==> flow/design.v <==
`timescale 1ns / 1ps
module cordic_stage (clk, reset, X_i, Y_i, Z_i, X_O, Y_O, Z_O);
  input clk;
  input reset;
  input  signed [15:0] X_i;
  input  signed [15:0] Y_i;
  input  signed [15:0] Z_i;
  output signed [15:0] X_O;
  output signed [15:0] Y_O;
  output signed [15:0] Z_O;
wire signed [15:0] as_O_asx_w_st1, as_O_asy_w_st1, as_O_asz_w_st1; 
wire signed [15:0] X_w_st1_st2, Y_w_st1_st2, Z_w_st1_st2;
wire signed [15:0] mux_z_st1_out;
wire dff_st1_out, xor_st1;
xor xor_gate(xor_st1, Z_i[15], Z_i[14]);
mux_2to1 mux_st1(.in0(Z_i), .in1({{2{Z_i[14]}}, {Z_i[13:0]}}), .sel(xor_st1), .out(mux_z_st1_out));
dff dff_st1(.in(xor_st1), .out(dff_st1_out), .clk(clk), .reset(reset));
add_sub asx_st1(.as_in1(X_i), .as_in2(Y_i), .as_control(~(mux_z_st1_out[15])), .as_out(as_O_asx_w_st1));
reg16b  reg16bxout_st1(.reg_in(as_O_asx_w_st1), .reg_out(X_w_st1_st2), .clk(clk), .reset(reset));
add_sub asy_st1(.as_in1(Y_i), .as_in2(X_i), .as_control(mux_z_st1_out[15]), .as_out(as_O_asy_w_st1));
reg16b  reg16byout_st1(.reg_in(as_O_asy_w_st1), .reg_out(Y_w_st1_st2), .clk(clk), .reset(reset));
add_sub asz_st1(.as_in1(mux_z_st1_out), .as_in2(16'h2000), .as_control(~(mux_z_st1_out[15])), .as_out(as_O_asz_w_st1));
reg16b  reg16bzout_st1(.reg_in(as_O_asz_w_st1), .reg_out(Z_w_st1_st2), .clk(clk), .reset(reset));
wire signed [15:0] as_O_asx_w_st2, as_O_asy_w_st2, as_O_asz_w_st2, X_w_st2_st3, Y_w_st2_st3, Z_w_st2_st3;
wire dff_st2_out;
dff dff_st2(.in(dff_st1_out), .out(dff_st2_out), .clk(clk), .reset(reset));
add_sub asx_st2(.as_in1(X_w_st1_st2), .as_in2(Y_w_st1_st2 >>> 1), .as_control(~(Z_w_st1_st2[15])), .as_out(as_O_asx_w_st2));
reg16b  reg16bxout_st2(.reg_in(as_O_asx_w_st2), .reg_out(X_w_st2_st3), .clk(clk), .reset(reset));
add_sub asy_st2(.as_in1(Y_w_st1_st2), .as_in2(X_w_st1_st2 >>> 1), .as_control(Z_w_st1_st2[15]), .as_out(as_O_asy_w_st2));
reg16b  reg16byout_st2(.reg_in(as_O_asy_w_st2), .reg_out(Y_w_st2_st3), .clk(clk), .reset(reset));
add_sub asz_st2(.as_in1(Z_w_st1_st2), .as_in2(16'h12E4), .as_control(~(Z_w_st1_st2[15])), .as_out(as_O_asz_w_st2));
reg16b  reg16bzout_st2(.reg_in(as_O_asz_w_st2), .reg_out(Z_w_st2_st3), .clk(clk), .reset(reset));
wire signed [15:0] as_O_asx_w_st3, as_O_asy_w_st3, as_O_asz_w_st3, X_w_st3_st4, Y_w_st3_st4, Z_w_st3_st4;
wire dff_st3_out;
dff dff_st3(.in(dff_st2_out), .out(dff_st3_out), .clk(clk), .reset(reset));
add_sub asx_st3(.as_in1(X_w_st2_st3), .as_in2(Y_w_st2_st3 >>> 2), .as_control(~(Z_w_st2_st3[15])), .as_out(as_O_asx_w_st3));
reg16b  reg16bxout_st3(.reg_in(as_O_asx_w_st3), .reg_out(X_w_st3_st4), .clk(clk), .reset(reset));
add_sub asy_st3(.as_in1(Y_w_st2_st3), .as_in2(X_w_st2_st3 >>> 2), .as_control(Z_w_st2_st3[15]), .as_out(as_O_asy_w_st3));
reg16b  reg16byout_st3(.reg_in(as_O_asy_w_st3), .reg_out(Y_w_st3_st4), .clk(clk), .reset(reset));
add_sub asz_st3(.as_in1(Z_w_st2_st3), .as_in2(16'h09FB), .as_control(~(Z_w_st2_st3[15])), .as_out(as_O_asz_w_st3));
reg16b  reg16bzout_st3(.reg_in(as_O_asz_w_st3), .reg_out(Z_w_st3_st4), .clk(clk), .reset(reset));
wire signed [15:0] as_O_asx_w_st4, as_O_asy_w_st4, as_O_asz_w_st4, X_w_st4_st5, Y_w_st4_st5, Z_w_st4_st5;
wire dff_st4_out;
dff dff_st4(.in(dff_st3_out), .out(dff_st4_out), .clk(clk), .reset(reset));
add_sub asx_st4(.as_in1(X_w_st3_st4), .as_in2(Y_w_st3_st4 >>> 3), .as_control(~(Z_w_st3_st4[15])), .as_out(as_O_asx_w_st4));
reg16b  reg16bxout_st4(.reg_in(as_O_asx_w_st4), .reg_out(X_w_st4_st5), .clk(clk), .reset(reset));
add_sub asy_st4(.as_in1(Y_w_st3_st4), .as_in2(X_w_st3_st4 >>> 3), .as_control(Z_w_st3_st4[15]), .as_out(as_O_asy_w_st4));
reg16b  reg16byout_st4(.reg_in(as_O_asy_w_st4), .reg_out(Y_w_st4_st5), .clk(clk), .reset(reset));
add_sub asz_st4(.as_in1(Z_w_st3_st4), .as_in2(16'h0511), .as_control(~(Z_w_st3_st4[15])), .as_out(as_O_asz_w_st4));
reg16b  reg16bzout_st4(.reg_in(as_O_asz_w_st4), .reg_out(Z_w_st4_st5), .clk(clk), .reset(reset));
wire signed [15:0] as_O_asx_w_st5, as_O_asy_w_st5, as_O_asz_w_st5, X_w_st5_st6, Y_w_st5_st6, Z_w_st5_st6;
wire dff_st5_out;
dff dff_st5(.in(dff_st4_out), .out(dff_st5_out), .clk(clk), .reset(reset));
add_sub asx_st5(.as_in1(X_w_st4_st5), .as_in2(Y_w_st4_st5 >>> 4), .as_control(~(Z_w_st4_st5[15])), .as_out(as_O_asx_w_st5));
reg16b  reg16bxout_st5(.reg_in(as_O_asx_w_st5), .reg_out(X_w_st5_st6), .clk(clk), .reset(reset));
add_sub asy_st5(.as_in1(Y_w_st4_st5), .as_in2(X_w_st4_st5 >>> 4), .as_control(Z_w_st4_st5[15]), .as_out(as_O_asy_w_st5));
reg16b  reg16byout_st5(.reg_in(as_O_asy_w_st5), .reg_out(Y_w_st5_st6), .clk(clk), .reset(reset));
add_sub asz_st5(.as_in1(Z_w_st4_st5), .as_in2(16'h028B), .as_control(~(Z_w_st4_st5[15])), .as_out(as_O_asz_w_st5));
reg16b  reg16bzout_st5(.reg_in(as_O_asz_w_st5), .reg_out(Z_w_st5_st6), .clk(clk), .reset(reset));
wire signed [15:0] as_O_asx_w_st6, as_O_asy_w_st6, as_O_asz_w_st6, X_w_st6_st7, Y_w_st6_st7, Z_w_st6_st7;
wire dff_st6_out;
dff dff_st6(.in(dff_st5_out), .out(dff_st6_out), .clk(clk), .reset(reset));
add_sub asx_st6(.as_in1(X_w_st5_st6), .as_in2(Y_w_st5_st6 >>> 5), .as_control(~(Z_w_st5_st6[15])), .as_out(as_O_asx_w_st6));
reg16b  reg16bxout_st6(.reg_in(as_O_asx_w_st6), .reg_out(X_w_st6_st7), .clk(clk), .reset(reset));
add_sub asy_st6(.as_in1(Y_w_st5_st6), .as_in2(X_w_st5_st6 >>> 5), .as_control(Z_w_st5_st6[15]), .as_out(as_O_asy_w_st6));
reg16b  reg16byout_st6(.reg_in(as_O_asy_w_st6), .reg_out(Y_w_st6_st7), .clk(clk), .reset(reset));
add_sub asz_st6(.as_in1(Z_w_st5_st6), .as_in2(16'h0146), .as_control(~(Z_w_st5_st6[15])), .as_out(as_O_asz_w_st6));
reg16b  reg16bzout_st6(.reg_in(as_O_asz_w_st6), .reg_out(Z_w_st6_st7), .clk(clk), .reset(reset));
wire signed [15:0] as_O_asx_w_st7, as_O_asy_w_st7, as_O_asz_w_st7, X_w_st7_st8, Y_w_st7_st8, Z_w_st7_st8;
wire dff_st7_out;
dff dff_st7(.in(dff_st6_out), .out(dff_st7_out), .clk(clk), .reset(reset));
add_sub asx_st7(.as_in1(X_w_st6_st7), .as_in2(Y_w_st6_st7 >>> 6), .as_control(~(Z_w_st6_st7[15])), .as_out(as_O_asx_w_st7));
reg16b  reg16bxout_st7(.reg_in(as_O_asx_w_st7), .reg_out(X_w_st7_st8), .clk(clk), .reset(reset));
add_sub asy_st7(.as_in1(Y_w_st6_st7), .as_in2(X_w_st6_st7 >>> 6), .as_control(Z_w_st6_st7[15]), .as_out(as_O_asy_w_st7));
reg16b  reg16byout_st7(.reg_in(as_O_asy_w_st7), .reg_out(Y_w_st7_st8), .clk(clk), .reset(reset));
add_sub asz_st7(.as_in1(Z_w_st6_st7), .as_in2(16'h00A3), .as_control(~(Z_w_st6_st7[15])), .as_out(as_O_asz_w_st7));
reg16b  reg16bzout_st7(.reg_in(as_O_asz_w_st7), .reg_out(Z_w_st7_st8), .clk(clk), .reset(reset));
wire signed [15:0] as_O_asx_w_st8, as_O_asy_w_st8, as_O_asz_w_st8, X_w_st8_st9, Y_w_st8_st9, Z_w_st8_st9;
wire dff_st8_out;
dff dff_st8(.in(dff_st7_out), .out(dff_st8_out), .clk(clk), .reset(reset));
add_sub asx_st8(.as_in1(X_w_st7_st8), .as_in2(Y_w_st7_st8 >>> 7), .as_control(~(Z_w_st7_st8[15])), .as_out(as_O_asx_w_st8));
reg16b  reg16bxout_st8(.reg_in(as_O_asx_w_st8), .reg_out(X_w_st8_st9), .clk(clk), .reset(reset));
add_sub asy_st8(.as_in1(Y_w_st7_st8), .as_in2(X_w_st7_st8 >>> 7), .as_control(Z_w_st7_st8[15]), .as_out(as_O_asy_w_st8));
reg16b  reg16byout_st8(.reg_in(as_O_asy_w_st8), .reg_out(Y_w_st8_st9), .clk(clk), .reset(reset));
add_sub asz_st8(.as_in1(Z_w_st7_st8), .as_in2(16'h0051), .as_control(~(Z_w_st7_st8[15])), .as_out(as_O_asz_w_st8));
reg16b  reg16bzout_st8(.reg_in(as_O_asz_w_st8), .reg_out(Z_w_st8_st9), .clk(clk), .reset(reset));
wire signed [15:0] as_O_asx_w_st9, as_O_asy_w_st9, as_O_asz_w_st9, X_w_st9_st10, Y_w_st9_st10, Z_w_st9_st10;
wire dff_st9_out;
dff dff_st9(.in(dff_st8_out), .out(dff_st9_out), .clk(clk), .reset(reset));
add_sub asx_st9(.as_in1(X_w_st8_st9), .as_in2(Y_w_st8_st9 >>> 8), .as_control(~(Z_w_st8_st9[15])), .as_out(as_O_asx_w_st9));
reg16b  reg16bxout_st9(.reg_in(as_O_asx_w_st9), .reg_out(X_w_st9_st10), .clk(clk), .reset(reset));
add_sub asy_st9(.as_in1(Y_w_st8_st9), .as_in2(X_w_st8_st9 >>> 8), .as_control(Z_w_st8_st9[15]), .as_out(as_O_asy_w_st9));
reg16b  reg16byout_st9(.reg_in(as_O_asy_w_st9), .reg_out(Y_w_st9_st10), .clk(clk), .reset(reset));
add_sub asz_st9(.as_in1(Z_w_st8_st9), .as_in2(16'h0029), .as_control(~(Z_w_st8_st9[15])), .as_out(as_O_asz_w_st9));
reg16b  reg16bzout_st9(.reg_in(as_O_asz_w_st9), .reg_out(Z_w_st9_st10), .clk(clk), .reset(reset));
wire signed [15:0] as_O_asx_w_st10, as_O_asy_w_st10, as_O_asz_w_st10, X_w_st10_st11, Y_w_st10_st11, Z_w_st10_st11;
wire dff_st10_out;
dff dff_st10(.in(dff_st9_out), .out(dff_st10_out), .clk(clk), .reset(reset));
add_sub asx_st10(.as_in1(X_w_st9_st10), .as_in2(Y_w_st9_st10 >>> 9), .as_control(~(Z_w_st9_st10[15])), .as_out(as_O_asx_w_st10));
reg16b  reg16bxout_st10(.reg_in(as_O_asx_w_st10), .reg_out(X_w_st10_st11), .clk(clk), .reset(reset));
add_sub asy_st10(.as_in1(Y_w_st9_st10), .as_in2(X_w_st9_st10 >>> 9), .as_control(Z_w_st9_st10[15]), .as_out(as_O_asy_w_st10));
reg16b  reg16byout_st10(.reg_in(as_O_asy_w_st10), .reg_out(Y_w_st10_st11), .clk(clk), .reset(reset));
add_sub asz_st10(.as_in1(Z_w_st9_st10), .as_in2(16'h0014), .as_control(~(Z_w_st9_st10[15])), .as_out(as_O_asz_w_st10));
reg16b  reg16bzout_st10(.reg_in(as_O_asz_w_st10), .reg_out(Z_w_st10_st11), .clk(clk), .reset(reset));
wire signed [15:0] as_O_asx_w_st11, as_O_asy_w_st11, as_O_asz_w_st11, X_w_st11_st12, Y_w_st11_st12, Z_w_st11_st12;
wire dff_st11_out;
dff dff_st11(.in(dff_st10_out), .out(dff_st11_out), .clk(clk), .reset(reset));
add_sub asx_st11(.as_in1(X_w_st10_st11), .as_in2(Y_w_st10_st11 >>> 10), .as_control(~(Z_w_st10_st11[15])), .as_out(as_O_asx_w_st11));
reg16b  reg16bxout_st11(.reg_in(as_O_asx_w_st11), .reg_out(X_w_st11_st12), .clk(clk), .reset(reset));
add_sub asy_st11(.as_in1(Y_w_st10_st11), .as_in2(X_w_st10_st11 >>> 10), .as_control(Z_w_st10_st11[15]), .as_out(as_O_asy_w_st11));
reg16b  reg16byout_st11(.reg_in(as_O_asy_w_st11), .reg_out(Y_w_st11_st12), .clk(clk), .reset(reset));
add_sub asz_st11(.as_in1(Z_w_st10_st11), .as_in2(16'h000A), .as_control(~(Z_w_st10_st11[15])), .as_out(as_O_asz_w_st11));
reg16b  reg16bzout_st11(.reg_in(as_O_asz_w_st11), .reg_out(Z_w_st11_st12), .clk(clk), .reset(reset));
wire signed [15:0] as_O_asx_w_st12, as_O_asy_w_st12, as_O_asz_w_st12, X_w_st12_st13, Y_w_st12_st13, Z_w_st12_st13;
wire dff_st12_out;
dff dff_st12(.in(dff_st11_out), .out(dff_st12_out), .clk(clk), .reset(reset));
add_sub asx_st12(.as_in1(X_w_st11_st12), .as_in2(Y_w_st11_st12 >>> 11), .as_control(~(Z_w_st11_st12[15])), .as_out(as_O_asx_w_st12));
reg16b  reg16bxout_st12(.reg_in(as_O_asx_w_st12), .reg_out(X_w_st12_st13), .clk(clk), .reset(reset));
add_sub asy_st12(.as_in1(Y_w_st11_st12), .as_in2(X_w_st11_st12 >>> 11), .as_control(Z_w_st11_st12[15]), .as_out(as_O_asy_w_st12));
reg16b  reg16byout_st12(.reg_in(as_O_asy_w_st12), .reg_out(Y_w_st12_st13), .clk(clk), .reset(reset));
add_sub asz_st12(.as_in1(Z_w_st11_st12), .as_in2(16'h0005), .as_control(~(Z_w_st11_st12[15])), .as_out(as_O_asz_w_st12));
reg16b  reg16bzout_st12(.reg_in(as_O_asz_w_st12), .reg_out(Z_w_st12_st13), .clk(clk), .reset(reset));
wire signed [15:0] as_O_asx_w_st13, as_O_asy_w_st13, as_O_asz_w_st13, X_w_st13_st14, Y_w_st13_st14, Z_w_st13_st14;
wire dff_st13_out;
dff dff_st13(.in(dff_st12_out), .out(dff_st13_out), .clk(clk), .reset(reset));
add_sub asx_st13(.as_in1(X_w_st12_st13), .as_in2(Y_w_st12_st13 >>> 12), .as_control(~(Z_w_st12_st13[15])), .as_out(as_O_asx_w_st13));
reg16b  reg16bxout_st13(.reg_in(as_O_asx_w_st13), .reg_out(X_w_st13_st14), .clk(clk), .reset(reset));
add_sub asy_st13(.as_in1(Y_w_st12_st13), .as_in2(X_w_st12_st13 >>> 12), .as_control(Z_w_st12_st13[15]), .as_out(as_O_asy_w_st13));
reg16b  reg16byout_st13(.reg_in(as_O_asy_w_st13), .reg_out(Y_w_st13_st14), .clk(clk), .reset(reset));
add_sub asz_st13(.as_in1(Z_w_st12_st13), .as_in2(16'h0003), .as_control(~(Z_w_st12_st13[15])), .as_out(as_O_asz_w_st13));
reg16b  reg16bzout_st13(.reg_in(as_O_asz_w_st13), .reg_out(Z_w_st13_st14), .clk(clk), .reset(reset));
wire signed [15:0] as_O_asx_w_st14, as_O_asy_w_st14, as_O_asz_w_st14, X_w_st14_st15, Y_w_st14_st15, Z_w_st14_st15;
wire dff_st14_out;
dff dff_st14(.in(dff_st13_out), .out(dff_st14_out), .clk(clk), .reset(reset));
add_sub asx_st14(.as_in1(X_w_st13_st14), .as_in2(Y_w_st13_st14 >>> 13), .as_control(~(Z_w_st13_st14[15])), .as_out(as_O_asx_w_st14));
reg16b  reg16bxout_st14(.reg_in(as_O_asx_w_st14), .reg_out(X_w_st14_st15), .clk(clk), .reset(reset));
add_sub asy_st14(.as_in1(Y_w_st13_st14), .as_in2(X_w_st13_st14 >>> 13), .as_control(Z_w_st13_st14[15]), .as_out(as_O_asy_w_st14));
reg16b  reg16byout_st14(.reg_in(as_O_asy_w_st14), .reg_out(Y_w_st14_st15), .clk(clk), .reset(reset));
add_sub asz_st14(.as_in1(Z_w_st13_st14), .as_in2(16'h0001), .as_control(~(Z_w_st13_st14[15])), .as_out(as_O_asz_w_st14));
reg16b  reg16bzout_st14(.reg_in(as_O_asz_w_st14), .reg_out(Z_w_st14_st15), .clk(clk), .reset(reset));
wire signed [15:0] as_O_asx_w_st15, as_O_asy_w_st15, as_O_asz_w_st15, X_w_st15_st16, Y_w_st15_st16, Z_w_st15_st16;
wire dff_st15_out;
dff dff_st15(.in(dff_st14_out), .out(dff_st15_out), .clk(clk), .reset(reset));
add_sub asx_st15(.as_in1(X_w_st14_st15), .as_in2(Y_w_st14_st15 >>> 14), .as_control(~(Z_w_st14_st15[15])), .as_out(as_O_asx_w_st15));
reg16b  reg16bxout_st15(.reg_in(as_O_asx_w_st15), .reg_out(X_w_st15_st16), .clk(clk), .reset(reset));
add_sub asy_st15(.as_in1(Y_w_st14_st15), .as_in2(X_w_st14_st15 >>> 14), .as_control(Z_w_st14_st15[15]), .as_out(as_O_asy_w_st15));
reg16b  reg16byout_st15(.reg_in(as_O_asy_w_st15), .reg_out(Y_w_st15_st16), .clk(clk), .reset(reset));
add_sub asz_st15(.as_in1(Z_w_st14_st15), .as_in2(16'h0001), .as_control(~(Z_w_st14_st15[15])), .as_out(as_O_asz_w_st15));
reg16b  reg16bzout_st15(.reg_in(as_O_asz_w_st15), .reg_out(Z_w_st15_st16), .clk(clk), .reset(reset));
wire signed [15:0] as_O_asx_w_st16, as_O_asy_w_st16, as_O_asz_w_st16, X_w_st16_st17, Y_w_st16_st17, Z_w_st16_st17;
wire dff_st16_out;
dff dff_st16(.in(dff_st15_out), .out(dff_st16_out), .clk(clk), .reset(reset));
add_sub asx_st16(.as_in1(X_w_st15_st16), .as_in2(Y_w_st15_st16 >>> 15), .as_control(~(Z_w_st15_st16[15])), .as_out(as_O_asx_w_st16));
reg16b  reg16bxout_st16(.reg_in(as_O_asx_w_st16), .reg_out(X_w_st16_st17), .clk(clk), .reset(reset));
add_sub asy_st16(.as_in1(Y_w_st15_st16), .as_in2(X_w_st15_st16 >>> 15), .as_control(Z_w_st15_st16[15]), .as_out(as_O_asy_w_st16));
reg16b  reg16byout_st16(.reg_in(as_O_asy_w_st16), .reg_out(Y_w_st16_st17), .clk(clk), .reset(reset));
add_sub asz_st16(.as_in1(Z_w_st15_st16), .as_in2(16'h0000), .as_control(~(Z_w_st15_st16[15])), .as_out(as_O_asz_w_st16));
reg16b  reg16bzout_st16(.reg_in(as_O_asz_w_st16), .reg_out(Z_O), .clk(clk), .reset(reset));
mux_2to1 mux_x_st17(.in0(X_w_st16_st17), .in1(-X_w_st16_st17), .sel(dff_st16_out), .out(X_O));
mux_2to1 mux_y_st17(.in0(Y_w_st16_st17), .in1(-Y_w_st16_st17), .sel(dff_st16_out), .out(Y_O));
endmodule
module reg16b(reg_in, reg_out, clk, reset);
input clk, reset;
input signed [15:0] reg_in;
output reg signed [15:0] reg_out;
always @(posedge clk)
begin
    if (reset)
      reg_out <= 16'sd0;
    else
      reg_out <= reg_in;     
end
endmodule  
module add_sub(as_in1, as_in2,as_control, as_out);
input signed [15:0] as_in1, as_in2;
input as_control;
output reg signed [15:0] as_out;
always @(*)
begin
  if (as_control)
    as_out = as_in1 - as_in2;
  else
    as_out = as_in1 + as_in2;
end
endmodule
module mux_2to1(in0, in1, sel, out);
input signed [15:0] in0, in1;
input sel;
output reg signed [15:0] out;
always @(*)
begin
    if(sel)
        out = in1;
    else
        out = in0;
end
endmodule
module dff(in, out, clk, reset);
input in, clk, reset;
output reg out;
always @(posedge clk)
    begin
        if(reset)
            out <= 0;
        else
            out <= in;
    end
endmodule
# From RTL to reports: cordic_stage
# The steps from the RTL of cordic_stage to its reports follow in flow order.
# Line numbers count from 1 in the design file above.
# A cell with n/a has no value.
[design]
design = "cordic_stage"
clk_port = "clk"
cell_library = "sky130hd"
corner = "tt_025C_1v80"

# Elaborated design
# Yosys after proc, flatten, opt, wreduce and memory -nomap, before mapping. Enables and synchronous resets that opt folds into registers are not counted as muxes. Memory bits, and registers merged into a memory's read port (data or address), are not among the register bits. Print and check cells are not counted. Equal cells are merged and count once.
[bits]
ff_bits = 784
output_inout_bits = 48
input_bits = 50
word_cells = 210
[op_classes]
muxes = 50
logic = 1
n_addsub = 95
[ops]
columns = ["cell", "n"]
rows = [
  ["2-to-1 mux 16 bit", 50],
  ["adder 16 x 1 -> 16 bit", 2],
  ["subtractor 16 x 1 -> 16 bit", 2],
  ["adder 16 x 10 -> 16 bit", 2],
  ["subtractor 16 x 10 -> 16 bit", 2],
  ["adder 16 x 11 -> 16 bit", 2],
  ["subtractor 16 x 11 -> 16 bit", 2],
  ["adder 16 x 12 -> 16 bit", 2],
  ["subtractor 16 x 12 -> 16 bit", 2],
  ["adder 16 x 13 -> 16 bit", 2],
  ["subtractor 16 x 13 -> 16 bit", 2],
  ["adder 16 x 14 -> 16 bit", 2],
  ["subtractor 16 x 14 -> 16 bit", 2],
  ["adder 16 x 15 -> 16 bit", 2],
  ["subtractor 16 x 15 -> 16 bit", 2],
  ["subtractor 16 bit", 2],
  ["adder 16 x 2 -> 16 bit", 2],
  ["subtractor 16 x 2 -> 16 bit", 2],
  ["adder 16 x 2 -> 16 bit with constant B", 2],
  ["subtractor 16 x 2 -> 16 bit with constant B", 2],
  ["adder 16 x 3 -> 16 bit", 2],
  ["subtractor 16 x 3 -> 16 bit", 2],
  ["adder 16 x 4 -> 16 bit", 2],
  ["subtractor 16 x 4 -> 16 bit", 2],
  ["adder 16 x 5 -> 16 bit", 2],
  ["subtractor 16 x 5 -> 16 bit", 2],
  ["adder 16 x 6 -> 16 bit", 2],
  ["subtractor 16 x 6 -> 16 bit", 2],
]
# Not listed: further kinds 35, cells in them 42.

# Depth
# Depth = most cells in a row (Yosys ltp): at word level without a register or memory, in the mapped netlist without a sequential cell, where the memories' decode and read muxes count.
[logic_depth]
word_depth = 4
abc_area = 0
mapped_depth = 15
mapped_depth_nobuf = 15

# Synthesis result
# The flow's flattened synthesis, as Yosys stat reports it; memories are mapped. The netlist is that of the ABC_AREA named above (0 if unset); the other value can give another one.
# Totals and module areas in this step are rounded.
[by_type]
columns = ["cell", "n", "type_area_um2"]
rows = [
  ["sky130_fd_sc_hd__dfxtp_1", 783, 1.57E+04],
  ["sky130_fd_sc_hd__ha_1", 773, 9.67E+03],
  ["sky130_fd_sc_hd__nor2_1", 890, 3.34E+03],
  ["sky130_fd_sc_hd__xnor2_1", 332, 2.91E+03],
  ["sky130_fd_sc_hd__a21oi_1", 512, 2.56E+03],
  ["sky130_fd_sc_hd__xor2_1", 273, 2.39E+03],
  ["sky130_fd_sc_hd__a21o_1", 214, 1.61E+03],
  ["sky130_fd_sc_hd__o21ai_0", 320, 1.6E+03],
  ["sky130_fd_sc_hd__nor2b_1", 240, 1501.44],
  ["sky130_fd_sc_hd__nor3_1", 252, 1261.21],
  ["sky130_fd_sc_hd__inv_1", 328, 1.23E+03],
  ["sky130_fd_sc_hd__nand2_1", 297, 1.11E+03],
  ["sky130_fd_sc_hd__o21a_1", 135, 1.01E+03],
  ["sky130_fd_sc_hd__fa_1", 48, 960.922],
  ["sky130_fd_sc_hd__a211oi_1", 96, 720.691],
  ["sky130_fd_sc_hd__mux2_2", 60, 675.648],
  ["sky130_fd_sc_hd__nand3_1", 132, 660.634],
  ["sky130_fd_sc_hd__nand2b_1", 104, 650.624],
]
# Other cell types: 74; their cells: 1172.
[synth_totals]
mapped_cells = 6961
seq_area_um2 = 16000
buffers = 184
mapped_area_um2 = 58000
ff_cells = 783
# By module: a second synthesis without flattening, with its own total; a netlist apart from the flattened one above.
[hier_totals]
hier_cells = 8293
area_unflattened_um2 = 72000
# Each row is one instance without its submodules.
[modules]
columns = ["module", "seq_area_um2", "n_cells", "instances", "area_um2"]
rows = [
  ["add_sub", 0.0, 136, 48, 990],
  ["reg16b", 320, 33, 48, 460],
  ["mux_2to1", 0.0, 18, 3, 250],
  ["cordic_stage", 0.0, 95, 1, 640],
  ["dff", 20, 2, 16, 34],
]

# Path before layout
# OpenSTA on the mapped netlist: ideal clock, no wires. The path of least setup slack (recovery checks aside). Input and output delay are each 20% of the period. Register names are those of the netlist, which keeps one name where synthesis merged equal registers.
[synth_timing]
path_kind = "flip-flop to flip-flop"
from = "register reg16bxout_st14.reg_out[15]"
to = "register reg16byout_st15.reg_out[12]"
driving_pins = 12
delay_ns = 3.445
path_buffers = 0
t_arrival_ns = 3.322
setup_slack_ns = 0.204
clock_period_ns = 3.65
t_first_pin_ns = 0.000
setup_ns = 0.123
required_ns = 3.527
synth_period_reached_ns = 3.446
# "delay_ns" = arrival - input delay + setup time.
# "driving_pins": output pins that drive a net of the path, with the launching flip-flop's if there is one; two outputs of one cell count as two.
# "synth_period_reached_ns" is the clock period less the worst setup slack; recovery checks do not enter. This is arithmetic on one report: input and output delays are still those of the set period (20% each).
# Between the ends stands the longest chain of elaborated cells between them, by number of cells; it is not shown to be the way that was timed. Of several equally long chains one is given.
# A line is the first line of the expression or statement that the cell stems from. Yosys adds cells for indexed reads and writes and turns some case tables into memories.
[synth_between]
cell_sequence = "sky130_fd_sc_hd__dfxtp_1 > sky130_fd_sc_hd__inv_1 > sky130_fd_sc_hd__ha_1 > sky130_fd_sc_hd__mux2i_1 > sky130_fd_sc_hd__ha_1 > sky130_fd_sc_hd__a21oi_1 > sky130_fd_sc_hd__o21bai_1 > sky130_fd_sc_hd__a2111oi_1 > sky130_fd_sc_hd__nor3_1 > sky130_fd_sc_hd__a2111oi_2 > sky130_fd_sc_hd__a21oi_1 > sky130_fd_sc_hd__mux2_1"
elab_chain_len = 2
cone_cells = 3
lines_between = 3
cone_classes = "add/sub: 2; mux: 1"
[synth_rtl]
columns = ["element", "line", "source"]
rows = [
  ["start, declared", 165, "output reg signed [15:0] reg_out;"],
  ["start, assigned", 169, "reg_out <= 16'sd0;"],
  ["start, assigned", 171, "reg_out <= reg_in;"],
  ["adder 16 x 2 -> 16 bit", 183, "as_out = as_in1 + as_in2;"],
  ["2-to-1 mux 16 bit", 180, "if (as_control)"],
  ["end, assigned", 169, ""],
  ["end, assigned", 171, ""],
  ["end, declared", 165, ""],
]

# Timing after layout
# From the final timing report of run 2: the path of least setup slack in the routed layout; clock arrival at registers is part of the times.
[layout_timing]
path_kind = "flip-flop to output port"
from = "register reg16byout_st16.reg_out[0]"
to = "output Y_O[8]"
t_arrival_ns = 2.67
path_buffers = 1
t_first_pin_ns = 0.68
required_ns = 2.82
clock_period_ns = 3.52
driving_pins = 9
out_delay_ns = 0.70
setup_slack_ns = 0.15
# Between the ends stands the longest chain of elaborated cells between them, by number of cells; it is not shown to be the way that was timed. Of several equally long chains one is given.
[layout_between]
cell_sequence = "sky130_fd_sc_hd__dfxtp_1 > sky130_fd_sc_hd__inv_1 > sky130_fd_sc_hd__ha_1 > sky130_fd_sc_hd__nand2_1 > sky130_fd_sc_hd__or3_1 > sky130_fd_sc_hd__or2_2 > sky130_fd_sc_hd__o21ai_0 > sky130_fd_sc_hd__xnor2_1 > sky130_fd_sc_hd__dlygate4sd2_1"
elab_chain_len = 2
cone_cells = 2
lines_between = 2
cone_classes = "add/sub: 1; mux: 1"
[layout_rtl]
columns = ["element", "line", "source"]
rows = [
  ["start, declared", 165, "output reg signed [15:0] reg_out;"],
  ["start, assigned", 169, "reg_out <= 16'sd0;"],
  ["start, assigned", 171, "reg_out <= reg_in;"],
  ["negator 16 bit", 160, "mux_2to1 mux_y_st17(.in0(Y_w_st16_st17), .in1(-Y_w_st16_st17), .sel(dff_st16_out), .out(Y_O));"],
  ["2-to-1 mux 16 bit", 192, "if(sel)"],
  ["end, declared", 9, "output signed [15:0] Y_O;"],
]

# Flow measurements of cordic_stage on sky130hd: 4 stored runs with different settings, listed in no order. Input and output delays are each 20% of the period that was set; the output load is 0.01 pF.
# "period_less_ws_ns": clock period set for the run, less the worst setup slack. It is reckoned from that one timing run; input and output delays stay at 20% of the period that was set.
# "worstPathTime_ns" is the time allowed to the run's worst setup path (the clock period less input and output delay, where it has them) less its slack. Clock arrival times count: a late capture clock shortens it, a late launch clock lengthens it.
# The measured numbers are rounded.

[[run]]
name = "run 1"
[run.settings]
CELL_PAD_IN_SITES_DETAIL_PLACEMENT = 2
CELL_PAD_IN_SITES_GLOBAL_PLACEMENT = 3
CORE_ASPECT_RATIO = 1.56
CORE_UTILIZATION = 49
CTS_CLUSTER_SIZE = 85
GPL_TIMING_DRIVEN = 0
HOLD_SLACK_MARGIN = 0.12
MAX_ROUTING_LAYER = "met4"
MIN_ROUTING_LAYER = "met1"
PLACE_DENSITY = 0.83
SETUP_SLACK_MARGIN = 0.98
period_ns = 3.42
CAP_MARGIN = 20
CORE_MARGIN = 2
SLEW_MARGIN = 20
[run.results]
outcome = "no results, placement failed with GPL-0301"

[[run]]
name = "run 2"
[run.settings]
period_ns = 3.52
CAP_MARGIN = 20
CORE_MARGIN = 2
CORE_UTILIZATION = 40
SLEW_MARGIN = 20
[run.results]
final_setup_ws_ns = 0.15
design_die_area_um2 = 150000
post_route_util_pct = 45
setupTns_ns = 0.000
synth_chip_area_um2 = 58000
stdcell_area_um2 = 65000
period_less_ws_ns = 3.371
worstPathTime_ns = 2.67
worst_path_kind = "flip-flop to output port"
final_hold_ws_ns = 0.36

[[run]]
name = "run 3"
[run.settings]
CAP_MARGIN = 10
CELL_PAD_IN_SITES_DETAIL_PLACEMENT = 1
CELL_PAD_IN_SITES_GLOBAL_PLACEMENT = 0
CORE_UTILIZATION = 15
CTS_CLUSTER_SIZE = 43
GPL_ROUTABILITY_DRIVEN = 1
GPL_TIMING_DRIVEN = 1
MAX_ROUTING_LAYER = "met4"
MIN_ROUTING_LAYER = "met1"
PLACE_DENSITY_LB_ADDON = 0.01
SLEW_MARGIN = 0
TNS_END_PERCENT = 15
period_ns = 5.04
CORE_MARGIN = 2
[run.results]
worstPathTime_ns = 3.63
worst_path_kind = "flip-flop to output port"
stdcell_area_um2 = 69000
final_setup_ws_ns = 0.40
final_hold_ws_ns = 0.42
setupTns_ns = 0.000
period_less_ws_ns = 4.638
design_die_area_um2 = 390000
synth_chip_area_um2 = 58000
post_route_util_pct = 18

[[run]]
name = "run 4"
[run.settings]
SETUP_SLACK_MARGIN = 0.2
period_ns = 3.52
CAP_MARGIN = 20
CORE_MARGIN = 2
CORE_UTILIZATION = 40
SLEW_MARGIN = 20
[run.results]
synth_chip_area_um2 = 58000
setupTns_ns = 0.000
worstPathTime_ns = 2.54
worst_path_kind = "flip-flop to output port"
post_route_util_pct = 46
final_hold_ws_ns = 0.36
final_setup_ws_ns = 0.28
stdcell_area_um2 = 66000
period_less_ws_ns = 3.245
design_die_area_um2 = 150000
